==> flow/design.v <==
module alu#(
  parameter WIDTH = 16
) (
  input [WIDTH-1:0] a,
  input [WIDTH-1:0] b,
  input cond,
  input [5:0] sel,
  output [WIDTH-1:0] out
);
assign out = alu(a, b, cond, sel);
function [WIDTH-1:0] alu(
  input [WIDTH-1:0] a,
  input [WIDTH-1:0] b,
  input cond,
  input [5:0] sel);
begin
  logic [WIDTH-1:0] add;
  logic [WIDTH:0] sub;
  logic of;
  logic zf;
  logic sf;  
  logic lt;  
  logic cf;  
  logic signed [WIDTH-1:0] sb;
  add = b + a;
  sub = b - a;
  of = is_overflow(a[15], b[15], sub[15]);
  zf = sub == {WIDTH{1'b0}};
  sf = sub[15];
  lt = sf ^ of;
  cf = sub[16];
  sb = b;
  casex (sel)
    6'b0000xx: alu = a + sel[1:0];
    6'b000100: alu = ~a;
    6'b0001x1: alu = a ^ 16'h8000;
    6'b000110: alu = a | (a[7] ? 16'hff00 : 16'd0);
    6'b001xxx: alu = b;
    6'b010000: alu = b & a;
    6'b010001: alu = b | a;
    6'b01001x: alu = b ^ a;
    6'b010100: alu = b >> a;
    6'b010101: alu = sb >>> a;
    6'b010110: alu = b << a;
    6'b100000: alu = add;
    6'b100001: alu = sub;
    6'b100010: alu = b * a;
    6'b101000: alu = {{WIDTH-1{1'b0}}, zf};
    6'b101001: alu = {{WIDTH-1{1'b0}}, ~zf};
    6'b101010: alu = lt;
    6'b101011: alu = lt | zf;
    6'b101100: alu = cf;
    6'b101101: alu = cf | zf;
    6'b11xxx0: alu = cond ? a : add;
    6'b11xxx1: alu = cond ? add : a;
    default:   alu = {WIDTH{1'b0}};
  endcase
end
endfunction
function is_overflow(input a, input b, input b_sub_a);
begin
  is_overflow = (b & ~a & ~b_sub_a) | (~b & a & b_sub_a);
end
endfunction
endmodule
module stack#(
  parameter WIDTH = 16,
  parameter DEPTH = 16
) (
  input rst,
  input clk,
  input pop,
  input push,
  input load,
  input [WIDTH-1:0] data_in,
  output [WIDTH-1:0] data0,
  output [WIDTH-1:0] data1
);
logic [WIDTH-1:0] data[0:DEPTH-1];
assign data0 = data[0];
assign data1 = data[1];
integer i;
always @(posedge clk, posedge rst) begin
  if (rst)
    for (i = 0; i < DEPTH; i = i+1) data[i] <= {WIDTH{1'b0}};
  else begin
    if (load)
      data[0] <= data_in;
    else if (pop)
      data[0] <= data[1];
    else if (push)
      data[0] <= {WIDTH{1'b0}};
    if (pop) begin
      for (i = 1; i < DEPTH-1; i = i+1) data[i] <= data[i + 1];
      data[DEPTH-1] <= {WIDTH{1'b0}};
    end
    else if (push) begin
      for (i = 1; i < DEPTH; i = i+1) data[i] <= data[i - 1];
    end
  end
end
endmodule
module signalizer(
  input rst,
  input clk,
  output phase_decode,
  output phase_exec,
  output phase_rdmem,
  output phase_fetch
);
logic reg1, reg2;
assign phase_decode = ~reg1 & ~reg2;
assign phase_exec   =  reg1 & ~reg2;
assign phase_rdmem  =  reg1 &  reg2;
assign phase_fetch  = ~reg1 &  reg2;
always @(posedge clk, posedge rst) begin
  if (rst) begin
    reg1 <= 1'b1;
    reg2 <= 1'b1;
  end else begin
    reg1 <= ~reg2;
    reg2 <= reg1;
  end
end
endmodule
module decoder(
  input [17:0] insn,
  output sign,
  output [15:0] imm_mask,
  output [2:0] src_a,
  output [1:0] src_b,
  output [5:0] alu_sel,
  output wr_stk1,
  output pop,
  output push,
  output load_stk,
  output load_fp,
  output load_gp,
  output load_ip,
  output load_isr,
  output cpop,
  output cpush,
  output byt,
  output dmem_ren,
  output dmem_wen,
  output set_ien, clear_ien,
  output call,
  output pmem_wenh, pmem_wenl
);
assign imm_mask = calc_imm_mask(insn[17:14]);
assign {sign, src_a, src_b, alu_sel,
  load_stk, load_fp, load_gp, load_ip, load_isr,
  push, pop, cpush, cpop,
  wr_stk1, byt, dmem_ren, dmem_wen,
  set_ien, clear_ien, call, pmem_wenh, pmem_wenl} = decode(insn);
function [29:0] decode(input [17:0] insn);
  logic sign;
  logic [2:0] src_a;
  logic [1:0] pp;
  logic [4:0] load;
  sign = insn[11];
  src_a = {1'b0, insn[13:12]};
  pp = insn[7:6];
  load = src_a === 3'h3;
  decode = 30'd0;
  casex (insn)
    18'b11_xxxx_xxxx_xxxx_xxxx:  
      decode = {1'b0, 3'h0, 2'h1,  6'h0f,     18'b10000_1000_0000_00_000};
    18'b00_00xx_xxxx_xxxx_xxxx:  
      decode = {sign, 3'h3,   2'h1,  6'h20,   18'b00010_0010_0000_00_100};
    18'b00_0100_xxxx_xxxx_xxxx:  
      decode = {sign, 3'h3,   2'h1,  6'h20,   18'b00010_0000_0000_00_000};
    18'b00_0101_xxxx_xxxx_xxxx:  
      decode = {sign, src_a, 2'h1,  6'h20,   18'b01000_0000_0000_00_000};
    18'b00_0110_xxxx_xxxx_xxxx:  
      decode = {sign, 3'h3,   2'h1,  6'h30,  18'b00010_0100_0000_00_000};
    18'b00_1000_xxxx_xxxx_xxxx:  
      decode = {1'b0, src_a, 2'h1,  6'h0f,     18'b10000_1000_0110_00_000};
    18'b00_10xx_xxxx_xxxx_xxxx:  
      decode = {1'b0, src_a, 2'h1,  6'h20,   18'b10000_1000_0110_00_000};
    18'b00_1100_xxxx_xxxx_xxxx:  
      decode = {1'b0, src_a, 2'h1,  6'h0f,     18'b00000_0100_0101_00_000};
    18'b00_11xx_xxxx_xxxx_xxxx:  
      decode = {1'b0, src_a, 2'h1,  6'h20,   18'b00000_0100_0101_00_000};
    18'b01_0000_xxxx_xxxx_xxx0:  
      decode = {1'b0, src_a, 2'h1,  6'h0f,     18'b10000_1000_0010_00_000};
    18'b01_00xx_xxxx_xxxx_xxx0:  
      decode = {1'b0, src_a, 2'h1,  6'h20,   18'b10000_1000_0010_00_000};
    18'b01_0000_xxxx_xxxx_xxx1:  
      decode = {1'b0, src_a, 2'h1,  6'h0f,     18'b00000_0100_0001_00_000};
    18'b01_00xx_xxxx_xxxx_xxx1:  
      decode = {1'b0, src_a, 2'h1,  6'h20,   18'b00000_0100_0001_00_000};
    18'b01_01xx_xxxx_xxxx_xxxx:  
      decode = {1'b0, src_a, 2'h1,  6'h20,   18'b10000_1000_0000_00_000};
    18'b01_11xx_0xxx_xxxx_xxxx:  
      decode = {1'b0, 3'h0, 2'h0, insn[5:0],  18'b10000_0000_0000_00_000 | (pp << 11)};
    18'b01_11xx_1xxx_xx00_0x00:  
      decode = {1'b0, 3'h4, 2'h1,  6'h00,     18'b00010_0001_0000_00_000};
    18'b01_11xx_1xxx_xx00_0x01:  
      decode = {1'b0, 3'h0, 2'h1,  6'h00,     18'b00010_0110_0000_00_100};
    18'b01_11xx_1xxx_xx00_0x10:  
      decode = {1'b0, 3'h4, 2'h1,  6'h00,     18'b01000_0001_0000_00_000};
    18'b01_11xx_1xxx_xx00_0x11:  
      decode = {1'b0, 3'h1,   2'h1,  6'h00,     18'b00000_0010_0000_00_000};
    18'b01_11xx_1xxx_xx00_10x0:  
      decode = {1'b0, 3'h0, 2'h1,  6'h00,     18'b10000_0000_0010_00_000};
    18'b01_11xx_1xxx_xx00_1100:  
      decode = {1'b0, 3'h0, 2'h1,  6'h00,     18'b10000_0100_1001_00_000};
    18'b01_11xx_1xxx_xx00_1110:  
      decode = {1'b0, 3'h0, 2'h1,  6'h00,     18'b00000_0100_1001_00_000};
    18'b01_11xx_1xxx_xx00_10x1:  
      decode = {1'b0, 3'h0, 2'h1,  6'h00,     18'b10000_0000_0110_00_000};
    18'b01_11xx_1xxx_xx00_1101:  
      decode = {1'b0, 3'h0, 2'h1,  6'h00,     18'b10000_0100_1101_00_000};
    18'b01_11xx_1xxx_xx00_1111:  
      decode = {1'b0, 3'h0, 2'h1,  6'h00,     18'b00000_0100_1101_00_000};
    18'b01_11xx_1xxx_xxx1_xx0x:  
      decode = {1'b0, 3'h3,   2'h2,  6'h0f,     18'b00010_0010_0000_00_000};
    18'b01_11xx_1xxx_xxx1_xx1x:  
      decode = {1'b0, 3'h4, 2'h1,  6'h00,     18'b00010_0001_0000_10_000};
    18'b01_11xx_1xxx_xx1x_x000:  
      decode = {1'b0, 3'h0, 2'h1,  6'h00,     18'b01000_0100_0000_00_000};
    18'b01_11xx_1xxx_xx1x_x001:  
      decode = {1'b0, 3'h0, 2'h1,  6'h00,     18'b00100_0100_0000_00_000};
    18'b01_11xx_1xxx_xx1x_x010:  
      decode = {1'b0, 3'h0, 2'h1,  6'h00,     18'b00001_0100_0000_00_000};
    18'b01_11xx_1xxx_xx1x_x100:  
      decode = {1'b0, 3'h0, 2'h1,  6'h00,     18'b10000_0100_1000_00_010};
    18'b01_11xx_1xxx_xx1x_x101:  
      decode = {1'b0, 3'h0, 2'h1,  6'h00,     18'b10000_0100_1000_00_001};
  endcase
endfunction
function [15:0] calc_imm_mask(input [3:0] op);
begin
  casex (op)
    4'b11xx: calc_imm_mask = 16'hffff;  
    4'b0000: calc_imm_mask = 16'h3fff;  
    4'b0100: calc_imm_mask = 16'h0ffe;  
    default: calc_imm_mask = 16'h0fff;  
  endcase
end
endfunction
endmodule
module signals(
  input rst,
  input clk,
  input irq,
  input [17:0] insn,
  output sign,
  output [15:0] imm_mask,
  output [2:0] src_a_sel,
  output [1:0] src_b_sel,
  output [5:0] alu_sel,
  output wr_stk1,
  output pop,
  output push,
  output load_stk,
  output load_fp,
  output load_gp,
  output load_ip,
  output load_insn,
  output load_isr,
  output cpop,
  output cpush,
  output byt,
  output dmem_ren,
  output dmem_wen,
  output set_ien, clear_ien,
  output [1:0] phase,
  output pmem_wenh, pmem_wenl
);
logic src_a_fp, src_a_gp, src_a_ip, src_a_cstk;
assign src_a_sel = src_a_fp ? 3'h1
                   : src_a_gp ? 3'h2
                   : src_a_ip ? 3'h3
                   : src_a_cstk ? 3'h4
                   : 3'h0;
assign src_a_fp = phase_half & (insn_src_a === 3'h1) & ~irq_pend;
assign src_a_gp = phase_half & (insn_src_a === 3'h2) & ~irq_pend;
assign src_a_ip = ~phase_half | (insn_src_a === 3'h3) | irq_pend | (insn_call & phase_decode);
assign src_a_cstk = phase_half & (insn_src_a === 3'h4) & ~irq_pend;
assign src_b_sel = irq_pend ? 2'h2 : insn_src_b;
assign alu_sel = phase_exec ? (irq_pend ? 6'h0f : insn_alu_sel) : phase_fetch ? 6'h01 : 6'h00;
assign pop = (insn_pop & ~irq_pend) & phase_exec;
assign push = (insn_push & ~irq_pend) & (insn_dmem_ren ? phase_rdmem : phase_exec);
assign load_stk = (insn_stk & ~irq_pend) & (insn_dmem_ren ? phase_rdmem : phase_exec);
assign load_fp = (insn_fp & ~irq_pend) & phase_exec;
assign load_gp = (insn_gp & ~irq_pend) & phase_exec;
assign load_ip = reload_ip | (phase_fetch & ~irq  );
assign load_insn = phase_fetch;
assign load_isr = (insn_isr & ~irq_pend) & phase_exec;
assign cpop = (insn_cpop & ~irq_pend) & phase_exec;
assign cpush = (insn_cpush | irq_pend) & phase_decode;
assign byt = (insn_byt & ~irq_pend);
assign dmem_ren = phase_rdmem & insn_dmem_ren;
assign dmem_wen = (insn_dmem_wen & ~irq_pend) & phase_exec;
assign set_ien = (insn_set_ien & ~irq_pend) & phase_exec;
assign clear_ien = (insn_clear_ien | irq_pend) & phase_exec;
assign phase = phase_decode ? 2'd0
             : phase_exec ? 2'd1
             : phase_rdmem ? 2'd2 : 2'd3;
assign pmem_wenh = (insn_pmem_wenh & ~irq_pend) & phase_exec;
assign pmem_wenl = (insn_pmem_wenl & ~irq_pend) & phase_exec;
logic phase_decode, phase_exec, phase_rdmem, phase_fetch, irq_pend;
signalizer signalizer(.*);
logic [2:0] insn_src_a;
logic [1:0] insn_src_b;
logic [5:0] insn_alu_sel;
logic insn_pop, insn_push, insn_stk, insn_fp, insn_gp, insn_ip, insn_isr,
  insn_cpop, insn_cpush, insn_byt, insn_dmem_ren, insn_dmem_wen,
  insn_set_ien, insn_clear_ien, insn_call, insn_pmem_wenh, insn_pmem_wenl;
decoder decoder(
  .insn(insn),
  .sign(sign),
  .imm_mask(imm_mask),
  .src_a(insn_src_a),
  .src_b(insn_src_b),
  .alu_sel(insn_alu_sel),
  .wr_stk1(wr_stk1),
  .pop(insn_pop),
  .push(insn_push),
  .load_stk(insn_stk),
  .load_fp(insn_fp),
  .load_gp(insn_gp),
  .load_ip(insn_ip),
  .load_isr(insn_isr),
  .cpop(insn_cpop),
  .cpush(insn_cpush),
  .byt(insn_byt),
  .dmem_ren(insn_dmem_ren),
  .dmem_wen(insn_dmem_wen),
  .set_ien(insn_set_ien),
  .clear_ien(insn_clear_ien),
  .call(insn_call),
  .pmem_wenh(insn_pmem_wenh),
  .pmem_wenl(insn_pmem_wenl)
);
logic reload_ip;
assign reload_ip = (insn_ip | irq_pend) & phase_exec;
logic phase_half;
assign phase_half = phase_decode | phase_exec;
always @(posedge rst, posedge clk) begin
  if (rst)
    irq_pend <= 1'b0;
  else if (phase_fetch)
    irq_pend <= irq;
end
endmodule
module cpu#(
  parameter CLOCK_HZ = 27_000_000
) (
  input  rst,
  input  clk,
  input  irq,
  output dmem_ren,  
  output dmem_wen,  
  output dmem_byt,  
  output [14-1:0] dmem_addr,
  input  [15:0] dmem_rdata,  
  output [15:0] dmem_wdata,  
  output pmem_wenh, pmem_wenl,
  output [14-1:0] pmem_addr,
  input  [17:0] pmem_rdata,  
  output [17:0] pmem_wdata   
);
logic sign, wr_stk1, pop, push,
  load_stk, load_fp, load_gp, load_ip, load_isr, cpop, cpush,
  irq_masked, ien, set_ien, clear_ien, load_insn;
logic [2:0] src_a_sel;
logic [1:0] src_b_sel;
logic [1:0] phase;
logic [5:0] alu_sel;
logic [15:0] stack0, stack1, stack_in, cstack0,
             alu_out, src_a, src_b, imm_mask, dmem_wdata_raw;
logic [15:0] fp, gp, ip, isr;
logic [14-1:0] dmem_addr_d;
logic [17:0] insn;
assign src_a = src_a_sel === 3'h1   ? fp
             : src_a_sel === 3'h2   ? gp
             : src_a_sel === 3'h3   ? ip
             : src_a_sel === 3'h4 ? cstack0
             : stack0;
assign src_b = src_b_sel === 2'd0 ? stack1
               : src_b_sel === 2'd1 ? mask_imm(insn[15:0], imm_mask, sign)
               : isr;
assign stack_in = dmem_ren ? byte_format(dmem_rdata, dmem_byt, dmem_addr_d[0]) : alu_out;
assign dmem_addr = alu_out[14-1:0];
assign dmem_wdata_raw = wr_stk1 ? stack1 : stack0;
assign dmem_wdata = dmem_addr[0] ? {dmem_wdata_raw[7:0], 8'd0} : dmem_wdata_raw;
assign pmem_addr = alu_out[14-1:0];
assign pmem_wdata = {dmem_wdata_raw[1:0], dmem_wdata_raw};
assign irq_masked = ien & irq;
alu alu(
  .a(src_a),
  .b(src_b),
  .cond(stack0[0]),
  .sel(alu_sel),
  .out(alu_out)
);
stack stack(
  .rst(rst),
  .clk(clk),
  .pop(pop),
  .push(push),
  .load(load_stk),
  .data_in(stack_in),
  .data0(stack0),
  .data1(stack1)
);
stack cstack(
  .rst(rst),
  .clk(clk),
  .pop(cpop),
  .push(cpush),
  .load(cpush),
  .data_in(alu_out),
  .data0(cstack0)
);
signals signals(
  .rst(rst),
  .clk(clk),
  .irq(irq_masked),
  .insn(insn),
  .sign(sign),
  .imm_mask(imm_mask),
  .src_a_sel(src_a_sel),
  .src_b_sel(src_b_sel),
  .alu_sel(alu_sel),
  .wr_stk1(wr_stk1),
  .pop(pop),
  .push(push),
  .load_stk(load_stk),
  .load_fp(load_fp),
  .load_gp(load_gp),
  .load_ip(load_ip),
  .load_insn(load_insn),
  .load_isr(load_isr),
  .cpop(cpop),
  .cpush(cpush),
  .byt(dmem_byt),
  .dmem_ren(dmem_ren),
  .dmem_wen(dmem_wen),
  .set_ien(set_ien),
  .clear_ien(clear_ien),
  .phase(phase),
  .pmem_wenh(pmem_wenh),
  .pmem_wenl(pmem_wenl)
);
always @(posedge clk, posedge rst) begin
  if (rst)
    fp <= 16'h4000;
  else if (load_fp)
    fp <= alu_out;
end
always @(posedge clk, posedge rst) begin
  if (rst)
    gp <= 16'h0100;
  else if (load_gp)
    gp <= alu_out;
end
always @(posedge clk, posedge rst) begin
  if (rst)
    ip <= 16'h0;
  else if (load_ip)
    ip <= alu_out;
end
always @(posedge clk, posedge rst) begin
  if (rst)
    isr <= 16'd0;
  else if (load_isr)
    isr <= alu_out;
end
always @(posedge clk, posedge rst) begin
  if (rst)
    insn <= 18'd0;
  else if (load_insn)
    insn <= pmem_rdata;
end
always @(posedge clk, posedge rst) begin
  if (rst)
    dmem_addr_d <= 14'd0;
  else
    dmem_addr_d <= dmem_addr;
end
always @(posedge clk, posedge rst) begin
  if (rst)
    ien <= 1'b1;
  else if (set_ien)
    ien <= 1'b1;
  else if (clear_ien)
    ien <= 1'b0;
end
function [15:0] byte_format(input [15:0] val16, input dmem_byt, input addr1);
begin
  if (~dmem_byt)
    byte_format = val16;
  else begin
    if (addr1)
      byte_format = val16 >> 8;
    else
      byte_format = val16 & 16'h00ff;
  end
end
endfunction
function [15:0] mask_imm(input [15:0] imm16, input [15:0] imm_mask, input sign);
begin
  logic [5:0] sign_bits;
  logic [15:0] masked;
  sign_bits = 6'b111111 ^ imm_mask[15:10];
  masked = imm16 & imm_mask;
  mask_imm = sign ? (masked | (sign_bits << 10)) : masked;
end
endfunction
endmodule
--- tool output ---
Tool chain data of cpu. Module cpu before and after one edit of its RTL, step after step. Lines under "before" count in the file above, lines under "after" in the edited file. "change" is "after" less "before", of the values as shown; "relative change" is that difference over "before", in percent. Operators carry their Yosys type and port widths (W data, S select, Z words). Library cell names are shortened. Not given: n/a

Design top: cpu. Clock: clk. Standard-cell library: sky130hd. Corner: tt_025C_1v80.

The edit. Unified diff, file above to edited file. A script made this edit. It changes what the design does and was not meant as an optimisation.

```diff
@@ -417,4 +417,7 @@
   .data0(cstack0)
 );
+wire pmem_wenh_0, pmem_wenh_1;
+wire cpop_0, cpop_1;
+wire dmem_ren_0, dmem_ren_1;
 signals signals(
   .rst(rst),
@@ -436,15 +439,20 @@
   .load_insn(load_insn),
   .load_isr(load_isr),
-  .cpop(cpop),
+  .cpop(cpop_0),
   .cpush(cpush),
   .byt(dmem_byt),
-  .dmem_ren(dmem_ren),
+  .dmem_ren(dmem_ren_0),
   .dmem_wen(dmem_wen),
   .set_ien(set_ien),
   .clear_ien(clear_ien),
   .phase(phase),
-  .pmem_wenh(pmem_wenh),
+  .pmem_wenh(pmem_wenh_0),
   .pmem_wenl(pmem_wenl)
 );
+signals signals_x (.rst(rst), .clk(clk), .irq(~irq_masked), .insn(insn), .cpop(cpop_1),
+    .dmem_ren(dmem_ren_1), .pmem_wenh(pmem_wenh_1));
+assign pmem_wenh = pmem_wenh_0 ^ pmem_wenh_1;
+assign cpop = cpop_0 ^ cpop_1;
+assign dmem_ren = dmem_ren_0 ^ dmem_ren_1;
 always @(posedge clk, posedge rst) begin
   if (rst)
```

Word-level counts. Source: Yosys, flattened and elaborated. Widths are those after wreduce. Registers that Yosys merges into a memory's read port (data or address) are not register bits. Print and check cells do not count. Equal cells are merged and count once.

Bit counts: output and inout port bits (before 67, after 67, change 0, relative change 0.00%); register bits after elaboration (before 599, after 602, change +3, relative change +0.50%); word-level cells (before 291, after 308, change +17, relative change +5.84%); bits of input ports (before 37, after 37, change 0, relative change 0.00%).

Operators by class: reduce/logical cells (before 7, after 7, change 0, relative change 0.00%); add/sub/neg operators (before 3, after 3, change 0, relative change 0.00%); equal/unequal tests (before 63, after 63, change 0, relative change 0.00%); $mul (before 1, after 1, change 0, relative change 0.00%); multiplexer cells (before 99, after 99, change 0, relative change 0.00%); bitwise gates (word level) (before 73, after 87, change +14, relative change +19.18%); shift operators (before 3, after 3, change 0, relative change 0.00%).

Operator list: $and A1 B1 Y1 (before 44, after 52, change +8, relative change +18.18%); $not A1 Y1 (before 9, after 12, change +3, relative change +33.33%); $xor A1 B1 Y1 (before 1, after 4, change +3, relative change +300.00%).

Operator kinds equal on both sides are left out: 48.

Longest topological paths. Yosys ltp: most cells in a row. Word level: on the elaborated netlist, between registers, memories and ports. Mapped: between sequential cells and ports; inverters and the memories' decode and read muxes count.

Depth: depth in word-level cells (before 28, after 28, change 0, relative change 0.00%); ABC_AREA (before 0, after 0); depth in mapped cells (before 39, after 39, change 0, relative change 0.00%); gate-level depth less buffers (before 32, after 32, change 0, relative change 0.00%).

Netlist. The flow's flattened synthesis, as Yosys stat reports it; memories are mapped. The netlist is that of the ABC_AREA named above (0 if unset); the other value can give another one.

Cell types: nand2_1 (before 1001, after 959, change -42, relative change -4.20%); o21ai_0 (before 356, after 330, change -26, relative change -7.30%); mux2i_1 (before 282, after 302, change +20, relative change +7.09%); clkbuf_1 (before 247, after 233, change -14, relative change -5.67%); a21o_1 (before 26, after 40, change +14, relative change +53.85%); mux2_2 (before 51, after 64, change +13, relative change +25.49%); nand4_1 (before 21, after 8, change -13, relative change -61.90%); and2_1 (before 12, after 24, change +12, relative change +100.00%); o2111ai_1 (before 15, after 6, change -9, relative change -60.00%); a21oi_1 (before 151, after 159, change +8, relative change +5.30%); o21ai_1 (before 14, after 22, change +8, relative change +57.14%); o211ai_1 (before 21, after 28, change +7, relative change +33.33%); or3_1 (before 16, after 9, change -7, relative change -43.75%); nor3_1 (before 60, after 54, change -6, relative change -10.00%); o31ai_1 (before 8, after 14, change +6, relative change +75.00%); and4_1 (before 7, after 1, change -6, relative change -85.71%); nand2_2 (before 6, after 0, change -6, relative change -100.00%); buf_4 (before 40, after 35, change -5, relative change -12.50%).

Cell types equal on both sides are left out: 17. The list need not be complete.

Mapped netlist: cells in the netlist (before 4531, after 4501, change -30, relative change -0.66%); sequential part of the area (um2) (before 14995.6, after 15073.2, change +77.6, relative change +0.52%); mapped flip-flops (before 599, after 602, change +3, relative change +0.50%); synthesis area (um2) (before 38298.0, after 38542.0, change +244.0, relative change +0.64%).

The figures by module come from a second, unflattened synthesis with its own total; it is not the netlist above.

Second synthesis, totals: cells (unflattened synthesis) (before 4184, after 4392, change +208, relative change +4.97%); area (unflattened synthesis) (um2) (before 39452.8, after 40610.2, change +1157.4, relative change +2.93%).

Each row is one instance without its submodules.

Modules, before: stack (area 11905.2 um2, cells 1112, times used 2); alu (area 8916.1 um2, cells 1247, times used 1); cpu (area 5519.0 um2, cells 524, times used 1); decoder (area 783.3 um2, cells 130, times used 1); signals (area 337.8 um2, cells 51, times used 1); signalizer (area 86.3 um2, cells 8, times used 1).

Modules, after: stack (area 11905.2 um2, cells 1112, times used 2); alu (area 8822.2 um2, cells 1261, times used 1); cpu (area 5562.8 um2, cells 529, times used 1); decoder (area 783.3 um2, cells 130, times used 2); signals (area 337.8 um2, cells 51, times used 2); signalizer (area 86.3 um2, cells 8, times used 2).

Timing after synthesis. OpenSTA on the mapped netlist: ideal clock, no wires. The path of least setup slack (recovery checks aside). Input and output delay are each 20% of the period. Register names are those of the netlist, which keeps one name where synthesis merged equal registers.

Timing path after synthesis: kind (before register -> output, after register -> output); start point (before register insn[15], after register insn[0]); end point (before output port dmem_addr[9], after output port dmem_addr[13]); arrival (ns) (before 8.051, after 8.067, change +0.016, relative change +0.20%); buffers on the path (before 7, after 6, change -1, relative change -14.29%); path delay (ns) (before 8.051, after 8.067, change +0.016, relative change +0.20%); data required time (ns) (before 9.200, after 9.200, change 0.000, relative change 0.00%); slack (ns) (before 1.149, after 1.133, change -0.016); external output delay (ns) (before 2.300, after 2.300, change 0.000, relative change 0.00%); time at the first pin (ns) (before 0.000, after 0.000, change 0.000); stages on the path (before 38, after 33, change -5, relative change -13.16%); clock period (ns) (before 11.5, after 11.5, change 0.0, relative change 0.00%); synthesis period reached (ns) (before 10.351, after 10.367, change +0.016, relative change +0.15%).

"path delay" = arrival - input delay + setup time. At an output port there is no setup time. "stages on the path": output pins that drive a net of the path, with the launching flip-flop's if there is one; two outputs of one cell count as two. "synthesis period reached" = period - worst setup slack (recovery checks aside). The figure is calculated, with input and output delays left at 20% of the set period. Between the ends stands the longest chain of elaborated cells between them, by number of cells; it is not shown to be the way that was timed. Of several equally long chains one is given. Each line given opens the expression or statement behind the cell; cells for indexed reads and writes are added by Yosys, which also makes memories of some case tables.

On the way, after synthesis, before:
Cell sequence: dfrtp_1 -> buf_6 -> nor3b_1 -> a32o_1 -> o2bb2ai_1 -> nand4_2 -> o32ai_1 -> a31oi_4 -> inv_2 -> buf_2 -> buf_2 -> buf_2 -> buf_2 -> buf_2 -> nor2_1 -> fa_1 -> inv_1 -> fa_1 -> [2 not listed] -> inv_1 -> fa_1 -> fa_1 -> fa_1 -> inv_1 -> ha_1 -> o21ai_0 -> nand2b_1 -> xnor2_1 -> nor2_1 -> a221oi_1 -> o2111ai_1 -> a21oi_1 -> a21bo_2 -> a211oi_1 -> and2_1 -> inv_1 -> buf_4. For length of the longest elaborated chain the number is 21. The figure for elaborated cells between the ends (all ways) is 114.

RTL lines, path after synthesis, before: from (decl) (RTL line 377) `logic [17:0] insn;`; from (assign) (RTL line 475) `insn <= 18'd0;`; from (assign) (RTL line 477) `insn <= pmem_rdata;`; $eq A7 B6 Y1 (RTL line 166) `casex (insn)`; $pmux W29 S15 (RTL line 166); $pmux W29 S2 (3 in a row) (RTL line 166); $pmux W30 S6 (RTL line 166); $eqx A3 B3 Y1 (RTL line 281) `assign src_a_cstk = phase_half & (insn_src_a === 3'h4) & ~irq_pend;`; $and A1 B1 Y1 (2 in a row) (RTL line 281); $mux W3 (RTL line 276) `: src_a_cstk ? 3'h4`; [4 not listed]; $mux W16 (RTL line 381) `: src_a_sel === 3'h4 ? cstack0`; $mux W16 (RTL line 380) `: src_a_sel === 3'h3   ? ip`; $mux W16 (RTL line 379) `: src_a_sel === 3'h2   ? gp`; $mux W16 (RTL line 378) `assign src_a = src_a_sel === 3'h1   ? fp`; $add A16 B16 Y16 (RTL line 25) `add = b + a;`; $mux W16 (RTL line 55) `6'b11xxx1: alu = cond ? add : a;`; $pmux W16 S22 (RTL line 33) `casex (sel)`; to (decl) (RTL line 358) `output [14-1:0] dmem_addr,`.

Some nets on the timed path still bear RTL names; the line given drives or declares the net.

Nets with RTL names, path after synthesis, before (RTL line): alu.out[9] (33).

On the way, after synthesis, after:
Cell sequence: dfrtp_1 -> or4_1 -> a211oi_2 -> buf_2 -> buf_2 -> mux2i_1 -> nor2_1 -> a211oi_1 -> o32ai_1 -> nand2_1 -> clkbuf_1 -> buf_2 -> buf_2 -> nor2_1 -> fa_1 -> inv_1 -> fa_1 -> fa_1 -> fa_1 -> inv_1 -> fa_1 -> inv_1 -> fa_1 -> inv_1 -> ha_1 -> and3_1 -> a211oi_1 -> xnor2_1 -> nand2_1 -> nand4_1 -> a2111oi_0 -> nand3_1 -> buf_4. For length of the longest elaborated chain the number is 21. The figure for elaborated cells between the ends (all ways) is 99. The entry for source lines of those cells reads 34.

RTL lines, path after synthesis, after: from (decl) (RTL line 377) `logic [17:0] insn;`; from (assign) (RTL line 483) `insn <= 18'd0;`; from (assign) (RTL line 485) `insn <= pmem_rdata;`; $eq A11 B10 Y1 (RTL line 166) `casex (insn)`; $pmux W29 S15 (RTL line 166); $pmux W29 S2 (3 in a row) (RTL line 166); $pmux W30 S6 (RTL line 166); $eqx A3 B3 Y1 (RTL line 281) `assign src_a_cstk = phase_half & (insn_src_a === 3'h4) & ~irq_pend;`; $and A1 B1 Y1 (2 in a row) (RTL line 281); $mux W3 (RTL line 276) `: src_a_cstk ? 3'h4`; [4 not listed]; $mux W16 (RTL line 381) `: src_a_sel === 3'h4 ? cstack0`; $mux W16 (RTL line 380) `: src_a_sel === 3'h3   ? ip`; $mux W16 (RTL line 379) `: src_a_sel === 3'h2   ? gp`; $mux W16 (RTL line 378) `assign src_a = src_a_sel === 3'h1   ? fp`; $add A16 B16 Y16 (RTL line 25) `add = b + a;`; $mux W16 (RTL line 55) `6'b11xxx1: alu = cond ? add : a;`; $pmux W16 S22 (RTL line 33) `casex (sel)`; to (decl) (RTL line 358) `output [14-1:0] dmem_addr,`.

Nets with RTL names, path after synthesis, after (RTL line): alu.out[13] (33).

Worst path after layout. Path of least setup slack in the final report of each run of pair 1 (OpenROAD, finished layout, wires in). Where an end is a register, its clock arrival counts in the times.

Timing path after layout: kind (before register -> output, after register -> output); start point (before register insn[16], after register insn[0]); end point (before output port dmem_addr[9], after output port dmem_addr[13]); external output delay (ns) (before 2.24, after 2.24, change 0.00, relative change 0.00%); clock period (ns) (before 11.2, after 11.2, change 0.0, relative change 0.00%); arrival (ns) (before 8.61, after 8.71, change +0.10, relative change +1.16%); buffers on the path (before 6, after 5, change -1, relative change -16.67%); data required time (ns) (before 8.96, after 8.96, change 0.00, relative change 0.00%); time at the first pin (ns) (before 0.61, after 0.62, change +0.01, relative change +1.64%); slack (ns) (before 0.35, after 0.25, change -0.10); stages on the path (before 36, after 31, change -5, relative change -13.89%).

Between the ends stands the longest chain of elaborated cells between them, by number of cells; it is not shown to be the way that was timed. Of several equally long chains one is given.

On the way, after layout, before:
Cell sequence: dfrtp_2 -> buf_2 -> and4bb_1 -> a211o_1 -> o211a_4 -> o211ai_4 -> buf_4 -> a21oi_1 -> o21ai_0 -> o311a_1 -> inv_2 -> buf_4 -> nor2_1 -> fa_1 -> inv_1 -> fa_1 -> inv_1 -> ha_1 -> inv_1 -> fa_1 -> fa_1 -> fa_1 -> inv_1 -> ha_1 -> buf_4 -> xnor2_1 -> buf_4 -> nor2_1 -> a221oi_1 -> o2111ai_1 -> a21oi_1 -> a21bo_2 -> a211oi_4 -> and2_4 -> inv_1 -> clkdlybuf4s50_1. For length of the longest elaborated chain the number is 21. The figure for elaborated cells between the ends (all ways) is 115.

RTL lines, path after layout, before: from (decl) (RTL line 377) `logic [17:0] insn;`; from (assign) (RTL line 475) `insn <= 18'd0;`; from (assign) (RTL line 477) `insn <= pmem_rdata;`; $eq A7 B6 Y1 (RTL line 166) `casex (insn)`; $pmux W29 S15 (RTL line 166); $pmux W29 S2 (3 in a row) (RTL line 166); $pmux W30 S6 (RTL line 166); $eqx A3 B3 Y1 (RTL line 281) `assign src_a_cstk = phase_half & (insn_src_a === 3'h4) & ~irq_pend;`; $and A1 B1 Y1 (2 in a row) (RTL line 281); $mux W3 (RTL line 276) `: src_a_cstk ? 3'h4`; [4 not listed]; $mux W16 (RTL line 381) `: src_a_sel === 3'h4 ? cstack0`; $mux W16 (RTL line 380) `: src_a_sel === 3'h3   ? ip`; $mux W16 (RTL line 379) `: src_a_sel === 3'h2   ? gp`; $mux W16 (RTL line 378) `assign src_a = src_a_sel === 3'h1   ? fp`; $add A16 B16 Y16 (RTL line 25) `add = b + a;`; $mux W16 (RTL line 55) `6'b11xxx1: alu = cond ? add : a;`; $pmux W16 S22 (RTL line 33) `casex (sel)`; to (decl) (RTL line 358) `output [14-1:0] dmem_addr,`.

On the way, after layout, after:
Cell sequence: dfrtp_2 -> or2_0 -> a211o_1 -> a2111o_1 -> a221oi_4 -> buf_6 -> buf_4 -> buf_4 -> nand2_1 -> a21oi_1 -> a21o_1 -> nand2_1 -> fa_1 -> inv_1 -> fa_1 -> ha_1 -> fa_1 -> fa_1 -> inv_1 -> fa_1 -> inv_1 -> ha_1 -> and3_1 -> a211oi_2 -> xnor2_1 -> nand2_1 -> nand4_1 -> a2111oi_4 -> nand3_1 -> buf_4 -> dlymetal6s2s_1. For length of the longest elaborated chain the number is 21. The figure for elaborated cells between the ends (all ways) is 99. The entry for source lines of those cells reads 34.

RTL lines, path after layout, after: from (decl) (RTL line 377) `logic [17:0] insn;`; from (assign) (RTL line 483) `insn <= 18'd0;`; from (assign) (RTL line 485) `insn <= pmem_rdata;`; $eq A11 B10 Y1 (RTL line 166) `casex (insn)`; $pmux W29 S15 (RTL line 166); $pmux W29 S2 (3 in a row) (RTL line 166); $pmux W30 S6 (RTL line 166); $eqx A3 B3 Y1 (RTL line 281) `assign src_a_cstk = phase_half & (insn_src_a === 3'h4) & ~irq_pend;`; $and A1 B1 Y1 (2 in a row) (RTL line 281); $mux W3 (RTL line 276) `: src_a_cstk ? 3'h4`; [4 not listed]; $mux W16 (RTL line 381) `: src_a_sel === 3'h4 ? cstack0`; $mux W16 (RTL line 380) `: src_a_sel === 3'h3   ? ip`; $mux W16 (RTL line 379) `: src_a_sel === 3'h2   ? gp`; $mux W16 (RTL line 378) `assign src_a = src_a_sel === 3'h1   ? fp`; $add A16 B16 Y16 (RTL line 25) `add = b + a;`; $mux W16 (RTL line 55) `6'b11xxx1: alu = cond ? add : a;`; $pmux W16 S22 (RTL line 33) `casex (sel)`; to (decl) (RTL line 358) `output [14-1:0] dmem_addr,`.

Layout results. Runs of the flow (Yosys, OpenROAD) on both versions; the two runs of a pair have the same settings. The constraints put input and output delay at 20% of the set period each and load the outputs with 0.01 pF.

Flow settings, pair 1:
For CORE_UTILIZATION the number is 40. For period_ns the number is 11.2. CAP_MARGIN: 20. The figure for CORE_MARGIN is 2. SLEW_MARGIN: 20.

Measured results, pair 1: setup slack of the worst path (ns) (before 0.349, after 0.252, change -0.097); power consumption (mW) (before 14.852, after 12.122, change -2.730, relative change -18.38%); worst hold slack in the final report (ns) (before 0.463, after 0.380, change -0.083); cell area after synthesis (um2) (before 38298.0, after 38542.0, change +244.0, relative change +0.64%); standard-cell area after layout (um2) (before 44099.8, after 44191.1, change +91.3, relative change +0.21%); utilization in the final report (%) (before 46.4, after 46.4, change 0.0); die area (um2) (before 98235.2, after 98853.6, change +618.4, relative change +0.63%).

Flow settings, pair 2:
The figure for CORE_MARGIN is 4. For CORE_UTILIZATION the number is 32. The entry for CTS_CLUSTER_DIAMETER reads 79. Under GPL_ROUTABILITY_DRIVEN stands 1. For PLACE_DENSITY the number is 0.87. For SETUP_SLACK_MARGIN the number is 1.22. SLEW_MARGIN: 30. For period_ns the number is 6.22. CAP_MARGIN: 20.

Measured results, pair 2: setup slack of the worst path (ns) (before -3.512, after -3.210, change +0.302); power consumption (mW) (before 37.390, after 28.541, change -8.849, relative change -23.67%); worst hold slack in the final report (ns) (before 0.469, after 0.384, change -0.085); cell area after synthesis (um2) (before 38298.0, after 38542.0, change +244.0, relative change +0.64%); standard-cell area after layout (um2) (before 51898.5, after 51607.0, change -291.5, relative change -0.56%); utilization in the final report (%) (before 43.8, after 43.1, change -0.7); die area (um2) (before 125281.0, after 126061.0, change +780.0, relative change +0.62%).

By "power consumption" is meant OpenSTA's value without simulated activity: inputs other than the clock are taken to toggle once in ten clock periods, and the tool carries that through the logic.
--- end ---
